==> flow/design.v <==
module Conv(
  clk,
  rst_n,
  image_valid,
  filter_valid,
  in_data,
  out_valid,
  out_data
);
input clk,rst_n,image_valid,filter_valid;
input [2:0] in_data;
output logic [8:0]out_data;
output logic out_valid;
logic [2:0] A,B,C,D,E,F,G,H,I;
logic [2:0] A1,A2,A3,A4,A5,A6,A7,A8,B1,B2,B3,B4,B5,B6,B7,B8,C1,C2,C3,C4,C5,C6,C7,C8,D1,D2,D3,D4,D5,D6,D7,D8,E1,E2,E3,E4,E5,E6,E7,E8,F1,F2,F3,F4,F5,F6,F7,F8,G1,G2,G3,G4,G5,G6,G7,G8,H1,H2,H3,H4,H5,H6,H7,H8;
logic [5:0] cntin;
logic [5:0] cnt_mul;
logic [3:0] cnt_out;
logic [8:0] CO1,CO2,CO3,CO4;
logic [8:0] CON1,CON2,CON3,CON4,CON5,CON6,CON7,CON8,CON9,CON10,CON11,CON12,CON13,CON14,CON15,CON16,CON17,CON18,CON19,CON20,CON21,CON22,CON23,CON24,CON25,CON26,CON27,CON28,CON29,CON30,CON31,CON32,CON33,CON34,CON35,CON36;
logic [2:0] i1,i2,i3,i4,i5,i6,i7,i8,i9;
logic [1:0] c_state, n_state;
logic [8:0] comp1,comp2,sol,temp_con;
parameter GET_dATA= 2'b00,MUL= 2'b01,OUT = 2'b10;
	assign comp1 = (CO1>CO2)? CO1 : CO2;
	assign comp2 = (CO3>CO4)? CO3 : CO4;
	assign sol = (comp1 >comp2)? comp1 : comp2;
always_ff @(posedge clk or negedge rst_n)
begin
	if (!rst_n) 
	begin
		out_data <= 0;
		out_valid <= 0 ;
		c_state <= 2'b00;
		cntin <=0;
		cnt_out<=0;
		cnt_mul<=0;
	end
    else        
	begin
	c_state <= n_state;
		case (c_state)
		  GET_dATA: 
			begin
				out_valid <= 0 ;
				out_data <=0;
				cnt_out<=0;
				if (filter_valid)
				begin
					A<=B;B<=C;C<=D;
					D<=E;E<=F;F<=G;
					G<=H;H<=I;I<=in_data;
				end
				else if (image_valid)
				begin
					cntin<=cntin+1;
					A1<=A2;A2<=A3;A3<=A4;A4<=A5;A5<=A6;A6<=A7;A7<=A8;A8<=B1;
					B1<=B2;B2<=B3;B3<=B4;B4<=B5;B5<=B6;B6<=B7;B7<=B8;B8<=C1;
					C1<=C2;C2<=C3;C3<=C4;C4<=C5;C5<=C6;C6<=C7;C7<=C8;C8<=D1;
					D1<=D2;D2<=D3;D3<=D4;D4<=D5;D5<=D6;D6<=D7;D7<=D8;D8<=E1;
					E1<=E2;E2<=E3;E3<=E4;E4<=E5;E5<=E6;E6<=E7;E7<=E8;E8<=F1;
					F1<=F2;F2<=F3;F3<=F4;F4<=F5;F5<=F6;F6<=F7;F7<=F8;F8<=G1;
					G1<=G2;G2<=G3;G3<=G4;G4<=G5;G5<=G6;G6<=G7;G7<=G8;G8<=H1;
					H1<=H2;H2<=H3;H3<=H4;H4<=H5;H5<=H6;H6<=H7;H7<=H8;H8<=in_data;
				end
			end
		  MUL: 
			begin
				cntin<=0;
				cnt_mul<=cnt_mul+1;
				CON1<=CON2;CON2<=CON3;CON3<=CON4;CON4<=CON5;CON5<=CON6;CON6<=CON7;CON7<=CON8;CON8<=CON9;CON9<=CON10;
				CON10<=CON11;CON11<=CON12;CON12<=CON13;CON13<=CON14;CON14<=CON15;CON15<=CON16;CON16<=CON17;CON17<=CON18;CON18<=CON19;CON19<=CON20;
				CON20<=CON21;CON21<=CON22;CON22<=CON23;CON23<=CON24;CON24<=CON25;CON25<=CON26;CON26<=CON27;CON27<=CON28;CON28<=CON29;CON29<=CON30;
				CON30<=CON31;CON31<=CON32;CON32<=CON33;CON33<=CON34;CON34<=CON35;CON35<=CON36;CON36<=temp_con;
				if (cnt_mul==0)begin
					i1<=A1;
					i2<=A2;i3<=A3;i4<=B1;i5<=B2;i6<=B3;i7<=C1;i8<=C2;i9<=C3;
				end
				else if(cnt_mul==1)begin
					i1<=A2;
					i2<=A3;i3<=A4;i4<=B2;i5<=B3;i6<=B4;i7<=C2;i8<=C3;i9<=C4;			
				end
				else if(cnt_mul==2)begin
					i1<=A3;
					i2<=A4;i3<=A5;i4<=B3;i5<=B4;i6<=B5;i7<=C3;i8<=C4;i9<=C5;				
				end
				else if(cnt_mul==3)begin
					i1<=A4;
					i2<=A5;i3<=A6;i4<=B4;i5<=B5;i6<=B6;i7<=C4;i8<=C5;i9<=C6;		
				end
				else if(cnt_mul==4)begin
					i1<=A5
					;i2<=A6;i3<=A7;i4<=B5;i5<=B6;i6<=B7;i7<=C5;i8<=C6;i9<=C7;					
				end
				else if(cnt_mul==5)begin
					i1<=A6;
					i2<=A7;i3<=A8;i4<=B6;i5<=B7;i6<=B8;i7<=C6;i8<=C7;i9<=C8;				
				end
				else if(cnt_mul==6)begin
					i1<=B1;
					i2<=B2;i3<=B3;i4<=C1;i5<=C2;i6<=C3;i7<=D1;i8<=D2;i9<=D3;
				end
				else if(cnt_mul==7)begin
					i1<=B2;
					i2<=B3;i3<=B4;i4<=C2;i5<=C3;i6<=C4;i7<=D2;i8<=D3;i9<=D4;			
				end
				else if(cnt_mul==8)begin
					i1<=B3;
					i2<=B4;i3<=B5;i4<=C3;i5<=C4;i6<=C5;i7<=D3;i8<=D4;i9<=D5;				
				end
				else if(cnt_mul==9)begin
					i1<=B4;
					i2<=B5;i3<=B6;i4<=C4;i5<=C5;i6<=C6;i7<=D4;i8<=D5;i9<=D6;		
				end
				else if(cnt_mul==10)begin
					i1<=B5;
					i2<=B6;i3<=B7;i4<=C5;i5<=C6;i6<=C7;i7<=D5;i8<=D6;i9<=D7;					
				end
				else if(cnt_mul==11)begin
					i1<=B6;
					i2<=B7;i3<=B8;i4<=C6;i5<=C7;i6<=C8;i7<=D6;i8<=D7;i9<=D8;						
				end
				else if(cnt_mul==12)begin
					i1<=C1;
					i2<=C2;i3<=C3;i4<=D1;i5<=D2;i6<=D3;i7<=E1;i8<=E2;i9<=E3;
				end
				else if(cnt_mul==13)begin
					i1<=C2;
					i2<=C3;i3<=C4;i4<=D2;i5<=D3;i6<=D4;i7<=E2;i8<=E3;i9<=E4;			
				end
				else if(cnt_mul==14)begin
					i1<=C3;
					i2<=C4;i3<=C5;i4<=D3;i5<=D4;i6<=D5;i7<=E3;i8<=E4;i9<=E5;				
				end
				else if(cnt_mul==15)begin
					i1<=C4;
					i2<=C5;i3<=C6;i4<=D4;i5<=D5;i6<=D6;i7<=E4;i8<=E5;i9<=E6;		
				end
				else if(cnt_mul==16)begin
					i1<=C5;
					i2<=C6;i3<=C7;i4<=D5;i5<=D6;i6<=D7;i7<=E5;i8<=E6;i9<=E7;					
				end
				else if(cnt_mul==17)begin
					i1<=C6;
					i2<=C7;i3<=C8;i4<=D6;i5<=D7;i6<=D8;i7<=E6;i8<=E7;i9<=E8;	
				end	
				else if (cnt_mul==18)begin
					i1<=D1;
					i2<=D2;i3<=D3;i4<=E1;i5<=E2;i6<=E3;i7<=F1;i8<=F2;i9<=F3;
				end
				else if(cnt_mul==19)begin
					i1<=D2;
					i2<=D3;i3<=D4;i4<=E2;i5<=E3;i6<=E4;i7<=F2;i8<=F3;i9<=F4;			
				end
				else if(cnt_mul==20)begin
					i1<=D3;
					i2<=D4;i3<=D5;i4<=E3;i5<=E4;i6<=E5;i7<=F3;i8<=F4;i9<=F5;				
				end
				else if(cnt_mul==21)begin
					i1<=D4;
					i2<=D5;i3<=D6;i4<=E4;i5<=E5;i6<=E6;i7<=F4;i8<=F5;i9<=F6;		
				end
				else if(cnt_mul==22)begin
					i1<=D5;
					i2<=D6;i3<=D7;i4<=E5;i5<=E6;i6<=E7;i7<=F5;i8<=F6;i9<=F7;					
				end
				else if(cnt_mul==23)begin
					i1<=D6;
					i2<=D7;i3<=D8;i4<=E6;i5<=E7;i6<=E8;i7<=F6;i8<=F7;i9<=F8;	
				end
				else if(cnt_mul==24)begin
					i1<=E1;
					i2<=E2;i3<=E3;i4<=F1;i5<=F2;i6<=F3;i7<=G1;i8<=G2;i9<=G3;
				end
				else if(cnt_mul==25)begin
					i1<=E2;
					i2<=E3;i3<=E4;i4<=F2;i5<=F3;i6<=F4;i7<=G2;i8<=G3;i9<=G4;			
				end
				else if(cnt_mul==26)begin
					i1<=E3;
					i2<=E4;i3<=E5;i4<=F3;i5<=F4;i6<=F5;i7<=G3;i8<=G4;i9<=G5;				
				end
				else if(cnt_mul==27)begin
					i1<=E4;
					i2<=E5;i3<=E6;i4<=F4;i5<=F5;i6<=F6;i7<=G4;i8<=G5;i9<=G6;		
				end
				else if(cnt_mul==28)begin
					i1<=E5;
					i2<=E6;i3<=E7;i4<=F5;i5<=F6;i6<=F7;i7<=G5;i8<=G6;i9<=G7;					
				end
				else if(cnt_mul==29)begin
					i1<=E6;
					i2<=E7;i3<=E8;i4<=F6;i5<=F7;i6<=F8;i7<=G6;i8<=G7;i9<=G8;	
				end	
				else if(cnt_mul==30)begin
					i1<=F1;
					i2<=F2;i3<=F3;i4<=G1;i5<=G2;i6<=G3;i7<=H1;i8<=H2;i9<=H3;
				end
				else if(cnt_mul==31)begin
					i1<=F2;
					i2<=F3;i3<=F4;i4<=G2;i5<=G3;i6<=G4;i7<=H2;i8<=H3;i9<=H4;			
				end
				else if(cnt_mul==32)begin
					i1<=F3;
					i2<=F4;i3<=F5;i4<=G3;i5<=G4;i6<=G5;i7<=H3;i8<=H4;i9<=H5;				
				end
				else if(cnt_mul==33)begin
					i1<=F4;
					i2<=F5;i3<=F6;i4<=G4;i5<=G5;i6<=G6;i7<=H4;i8<=H5;i9<=H6;		
				end
				else if(cnt_mul==34)begin
					i1<=F5;
					i2<=F6;i3<=F7;i4<=G5;i5<=G6;i6<=G7;i7<=H5;i8<=H6;i9<=H7;					
				end
				else if(cnt_mul==35)begin
					i1<=F6;
					i2<=F7;i3<=F8;i4<=G6;i5<=G7;i6<=G8;i7<=H6;i8<=H7;i9<=H8;	
				end
			end
		  OUT:
			begin
				cnt_mul<=0;
				cnt_out<=cnt_out+1;
				cntin <=0;
				CO1 <= CON1;CON1<=CON3;CON3<=CON5;CON5<=CON13;CON13<=CON15;CON15<=CON17;CON17<=CON25;CON25<=CON27;CON27<=CON29;
				CO2 <= CON2;CON2<=CON4;CON4<=CON6;CON6<=CON14;CON14<=CON16;CON16<=CON18;CON18<=CON26;CON26<=CON28;CON28<=CON30;
				CO3 <= CON7;CON7<=CON9;CON9<=CON11;CON11<=CON19;CON19<=CON21;CON21<=CON23;CON23<=CON31;CON31<=CON33;CON33<=CON35;
				CO4 <= CON8;CON8<=CON10;CON10<=CON12;CON12<=CON20;CON20<=CON22;CON22<=CON24;CON24<=CON32;CON32<=CON34;CON34<=CON36;
				if (cnt_out > 0 && cnt_out < 10)
				begin
					out_data<=sol;
					out_valid <= 1;
				end
			end
		endcase
    end
end	
always_comb      
begin
	n_state ='bx;
	case (c_state)
		GET_dATA: 
		    begin
			if (image_valid||filter_valid) 
				begin
				if(cntin==63) n_state = MUL;
				else n_state = GET_dATA;
				end 
			else 
				begin
				n_state = GET_dATA;
				end
			end
		MUL:
			begin
				if(cnt_mul==36)
				n_state = OUT;	
				else 
				n_state = MUL;
			end
		OUT:
			begin
			if (cnt_out == 9) n_state = GET_dATA;
			else n_state = OUT;
			end
	endcase
	temp_con = A*i1+B*i2+C*i3+D*i4+E*i5+F*i6+G*i7+H*i8+I*i9;
end
endmodule
Reports on Conv
What the tools print for Conv, step after step.
Line numbers count from 1 in the design file above.
Cell names lack the library's common part.
{ "inputs": {"top_module": "Conv", "clock": "clk", "cell_library": "sky130hd", "lib_corner": "tt_025C_1v80"} }

Word level
Yosys after proc, flatten, opt, wreduce and memory -nomap, before mapping. Memory bits, and registers merged into a memory's read port (data or address), are not among the register bits. Print and check cells are not counted.
{ "word_totals": {"reg_bits": 634, "input_bits": 7} }
{ "op_classes": {"n_addsub": 11, "mul": 9, "n_cmp": 5, "eq_ne": 43, "mux": 373, "n_logic": 1, "n_reduce_logical": 17} }
{ "op_table": {"columns": ["operator", "n"], "rows": [
  ["two-way mux 3 bit", 324],
  ["case mux 9 bit (select 2 bit)", 33],
  ["multiplier 3 x 3 -> 6 bit", 9],
  ["== test 6 x 5 -> 1 bit with constant B", 16],
  ["== test 6 x 4 -> 1 bit with constant B", 8],
  ["adder 9 x 6 -> 9 bit", 5],
  ["nonzero test 36 bit", 1],
  ["== test 6 bit with constant B", 6],
  ["two-way mux 9 bit", 4],
  ["> comparator 9 bit", 3],
  ["== test 6 x 3 -> 1 bit with constant B", 4],
  ["case mux 6 bit (select 2 bit)", 2],
  ["adder 6 x 1 -> 6 bit with constant B", 2],
  ["== test 6 x 2 -> 1 bit with constant B", 2],
  ["two-way mux 6 bit", 2],
  ["AND reduction 3 bit", 3],
  ["adder 8 x 6 -> 9 bit", 1],
  ["AND reduction 2 bit", 4],
  ["adder 7 x 6 -> 8 bit", 1],
  ["case mux 4 bit (select 2 bit)", 1],
  ["adder 6 x 6 -> 7 bit", 1],
  ["inequality test 2 bit with constant B", 3],
  ["nonzero test 2 bit", 3],
  ["== test 6 x 1 -> 1 bit with constant B", 1],
  ["zero test 6 bit", 1],
  ["case mux 2 bit (select 3 bit)", 1],
  ["adder 4 x 1 -> 4 bit with constant B", 1],
  ["> comparator 4 x 1 -> 1 bit with constant B", 1]
]} }
Other operator kinds: 13; their cells: 16.

Depth
Yosys ltp: most cells in a row. Word level: on the elaborated netlist, between registers, memories and ports. Mapped: between sequential cells and ports; inverters and the memories' decode and read muxes count.
{ "depth": {"depth_word": 37, "ABC_AREA": 0, "mapped_depth": 20, "mapped_depth_nobuf": 20} }

Netlist
The flow's flattened synthesis, as Yosys stat reports it; memories are mapped. The netlist is that of the ABC_AREA named above (0 if unset); the other value can give another one.
{ "mapped": {"mapped_cells": 3086, "yosys_area_mm2": 0.0368353, "flip_flops": 635} }
{ "by_type": {"columns": ["type", "n"], "rows": [
  ["edfxtp_1", 606],
  ["mux2_2", 289],
  ["fa_1", 67],
  ["ha_1", 83],
  ["a221oi_1", 89],
  ["o21ai_0", 143],
  ["a21oi_1", 141],
  ["dfrtp_1", 28],
  ["nand2_1", 169],
  ["o221ai_1", 67],
  ["nor2_1", 156],
  ["o22ai_1", 77],
  ["clkbuf_1", 123],
  ["inv_1", 115],
  ["and2_1", 66],
  ["buf_2", 72],
  ["nand3_1", 71],
  ["a221o_1", 31]
]} }
Other cell types: 92; their cells: 693.

Worst setup path after synthesis
Path of least setup slack by OpenSTA after synthesis, without wires, with an ideal clock, recovery checks aside; 20% of the period is set as input and as output delay. Where synthesis merged equal registers, the netlist keeps one of their names.
{ "synth_timing": {"kind": "input-to-reg", "from": "input filter_valid", "to": "register A1[0]", "tclk_ps": 6000, "in_delay_ps": 1200, "setup_time_ps": 747, "launch_ps": 1200, "t_arrival_ps": 9323, "t_required_ps": 5253, "slack_ps": -4070, "path_delay_ps": 8870, "stages": 2, "path_buffers": 0, "synth_period_reached_ps": 10070} }
"path_delay_ps" = arrival - input delay + setup time.
"stages" counts driving pins, that of a launching flip-flop among them; a cell with two outputs on the path counts twice.
"synth_period_reached_ps" = period - worst setup slack (recovery checks aside). The figure is calculated, with input and output delays left at 20% of the set period.
The rows between start and end are the longest chain of elaborated cells between them; the timing report does not say that the signal goes this way. Where chains are equally long, one stands for them.
Each line given opens the expression or statement behind the cell; cells for indexed reads and writes are added by Yosys, which also makes memories of some case tables.
{ "synth_via": {"cell_sequence": "nand2b_1 nor2_1", "elab_chain_cells": 2, "cells_between": 2, "cone_lines": 0} }
{ "synth_rtl": {"columns": ["element", "line", "text"], "rows": [
  ["start, declared", 10, "input clk,rst_n,image_valid,filter_valid;"],
  ["NOT 1 bit", null, null],
  ["AND reduction 4 bit", null, null],
  ["end, assigned", 57, "A1<=A2;A2<=A3;A3<=A4;A4<=A5;A5<=A6;A6<=A7;A7<=A8;A8<=B1;"],
  ["end, declared", 15, "logic [2:0] A1,A2,A3,A4,A5,A6,A7,A8,B1,B2,B3,B4,B5,B6,B7,B8,C1,C2,C3,C4,C5,C6,C7,C8,D1,D2,D3,D4,D5,D6,D7,D8,E1 ..."]
]} }

Timing after layout
From the final timing report of flow run A: the path of least setup slack in the routed layout; clock arrival at registers is part of the times.
The path's times are printed in steps of 10 ps; the period is the one set.
{ "layout_timing": {"kind": "reg-to-reg", "from": "register D[2]", "to": "register CON36[8]", "tclk_ps": 6000, "setup_time_ps": 190, "launch_ps": 660, "t_arrival_ps": 6050, "t_required_ps": 6440, "slack_ps": 390, "stages": 19, "path_buffers": 0} }
The rows between start and end are the longest chain of elaborated cells between them; the timing report does not say that the signal goes this way. Where chains are equally long, one stands for them.
{ "layout_via": {"cell_sequence": "edfxtp_1 nand2_1 fa_1 fa_1 inv_1 fa_1 inv_1 fa_1 fa_1 fa_1 inv_1 ha_1 ha_1 fa_1 a21o_1 a21oi_1 o21bai_1 a21oi_1 xor2_1", "elab_chain_cells": 7, "cells_between": 7, "cone_lines": 1} }
{ "layout_rtl": {"columns": ["element", "line", "text"], "rows": [
  ["start, declared", 14, "logic [2:0] A,B,C,D,E,F,G,H,I;"],
  ["start, assigned", 51, "D<=E;E<=F;F<=G;"],
  ["multiplier 3 x 3 -> 6 bit", 267, "temp_con = A*i1+B*i2+C*i3+D*i4+E*i5+F*i6+G*i7+H*i8+I*i9;"],
  ["adder 8 x 6 -> 9 bit", 267, null],
  ["adder 9 x 6 -> 9 bit x5", 267, null],
  ["end, assigned", 74, "CON30<=CON31;CON31<=CON32;CON32<=CON33;CON33<=CON34;CON34<=CON35;CON35<=CON36;CON36<=temp_con;"],
  ["end, declared", 20, "logic [8:0] CON1,CON2,CON3,CON4,CON5,CON6,CON7,CON8,CON9,CON10,CON11,CON12,CON13,CON14,CON15,CON16,CON17,CON18 ..."]
]} }

Lab notebook: Conv

Below are 2 stored runs of the flow (Yosys, OpenROAD; platform sky130hd) on Conv, each with its settings and what was measured, unordered. Constraints: input delay and output delay 20% of the set period each, output load 0.01 pF.
"period_less_ws_ps" is the run's clock period less its worst setup slack. It is reckoned from that one timing run; input and output delays stay at 20% of the period that was set.

Flow run A
==> flow/run.sh <==
#!/bin/bash
# the make line also repeats the synthesis and layout settings of config.mk as NAME=value (left out here)
make -C /OpenROAD-flow-scripts/flow DESIGN_CONFIG=/design/flow/config.mk WORK_HOME=/design/flow/orfs CLKGATE_MAP_FILE= finish
==> flow/config.mk <==
export PLATFORM = sky130hd
export DESIGN_NAME = Conv
export DESIGN_NICKNAME = Conv
export VERILOG_FILES = /design/flow/design.v
export SDC_FILE = /design/flow/constraint.sdc
export NUM_CORES = 4
export LEC_CHECK = 0
export ABC_AREA = 0
export CAP_MARGIN = 20
export CORE_MARGIN = 2
export CORE_UTILIZATION = 40
export CTS_CLUSTER_DIAMETER = 265
export CTS_CLUSTER_SIZE = 86
export PLACE_DENSITY_LB_ADDON = 0.28
export SETUP_SLACK_MARGIN = 0.07
export SLEW_MARGIN = 0
==> flow/constraint.sdc <==
create_clock -name core_clock -period 6.0 [get_ports {clk}]
set_input_delay 1.2000 -clock core_clock [delete_from_list [all_inputs] [get_ports {clk}]]
set_output_delay 1.2000 -clock core_clock [all_outputs]
set_load 0.01 [all_outputs]

==> results of flow run A, as JSON <==
{
  "finish.stdcell_area_mm2": 0.0386308,
  "setup_worst_slack_ps": 388,
  "period_less_ws_ps": 5612,
  "holdWs_ps": 432,
  "finish.utilization_pct": 42.2,
  "fin_tns_ps": 0,
  "design_die_area_mm2": 0.0945317,
  "synthArea_mm2": 0.0368353
}

Flow run B
==> flow/run.sh <==
#!/bin/bash
# the make line also repeats the synthesis and layout settings of config.mk as NAME=value (left out here)
make -C /OpenROAD-flow-scripts/flow DESIGN_CONFIG=/design/flow/config.mk WORK_HOME=/design/flow/orfs CLKGATE_MAP_FILE= finish
==> flow/config.mk <==
export PLATFORM = sky130hd
export DESIGN_NAME = Conv
export DESIGN_NICKNAME = Conv
export VERILOG_FILES = /design/flow/design.v
export SDC_FILE = /design/flow/constraint.sdc
export NUM_CORES = 4
export LEC_CHECK = 0
export ABC_AREA = 1
export CAP_MARGIN = 20
export CORE_MARGIN = 2
export CORE_UTILIZATION = 40
export SLEW_MARGIN = 0
==> flow/constraint.sdc <==
create_clock -name core_clock -period 6.0 [get_ports {clk}]
set_input_delay 1.2000 -clock core_clock [delete_from_list [all_inputs] [get_ports {clk}]]
set_output_delay 1.2000 -clock core_clock [all_outputs]
set_load 0.01 [all_outputs]

==> results of flow run B, as JSON <==
{
  "finish.stdcell_area_mm2": 0.0405351,
  "setup_worst_slack_ps": 522,
  "period_less_ws_ps": 5478,
  "holdWs_ps": 404,
  "finish.utilization_pct": 44.4,
  "fin_tns_ps": 0,
  "design_die_area_mm2": 0.0940894,
  "synthArea_mm2": 0.0366602
}
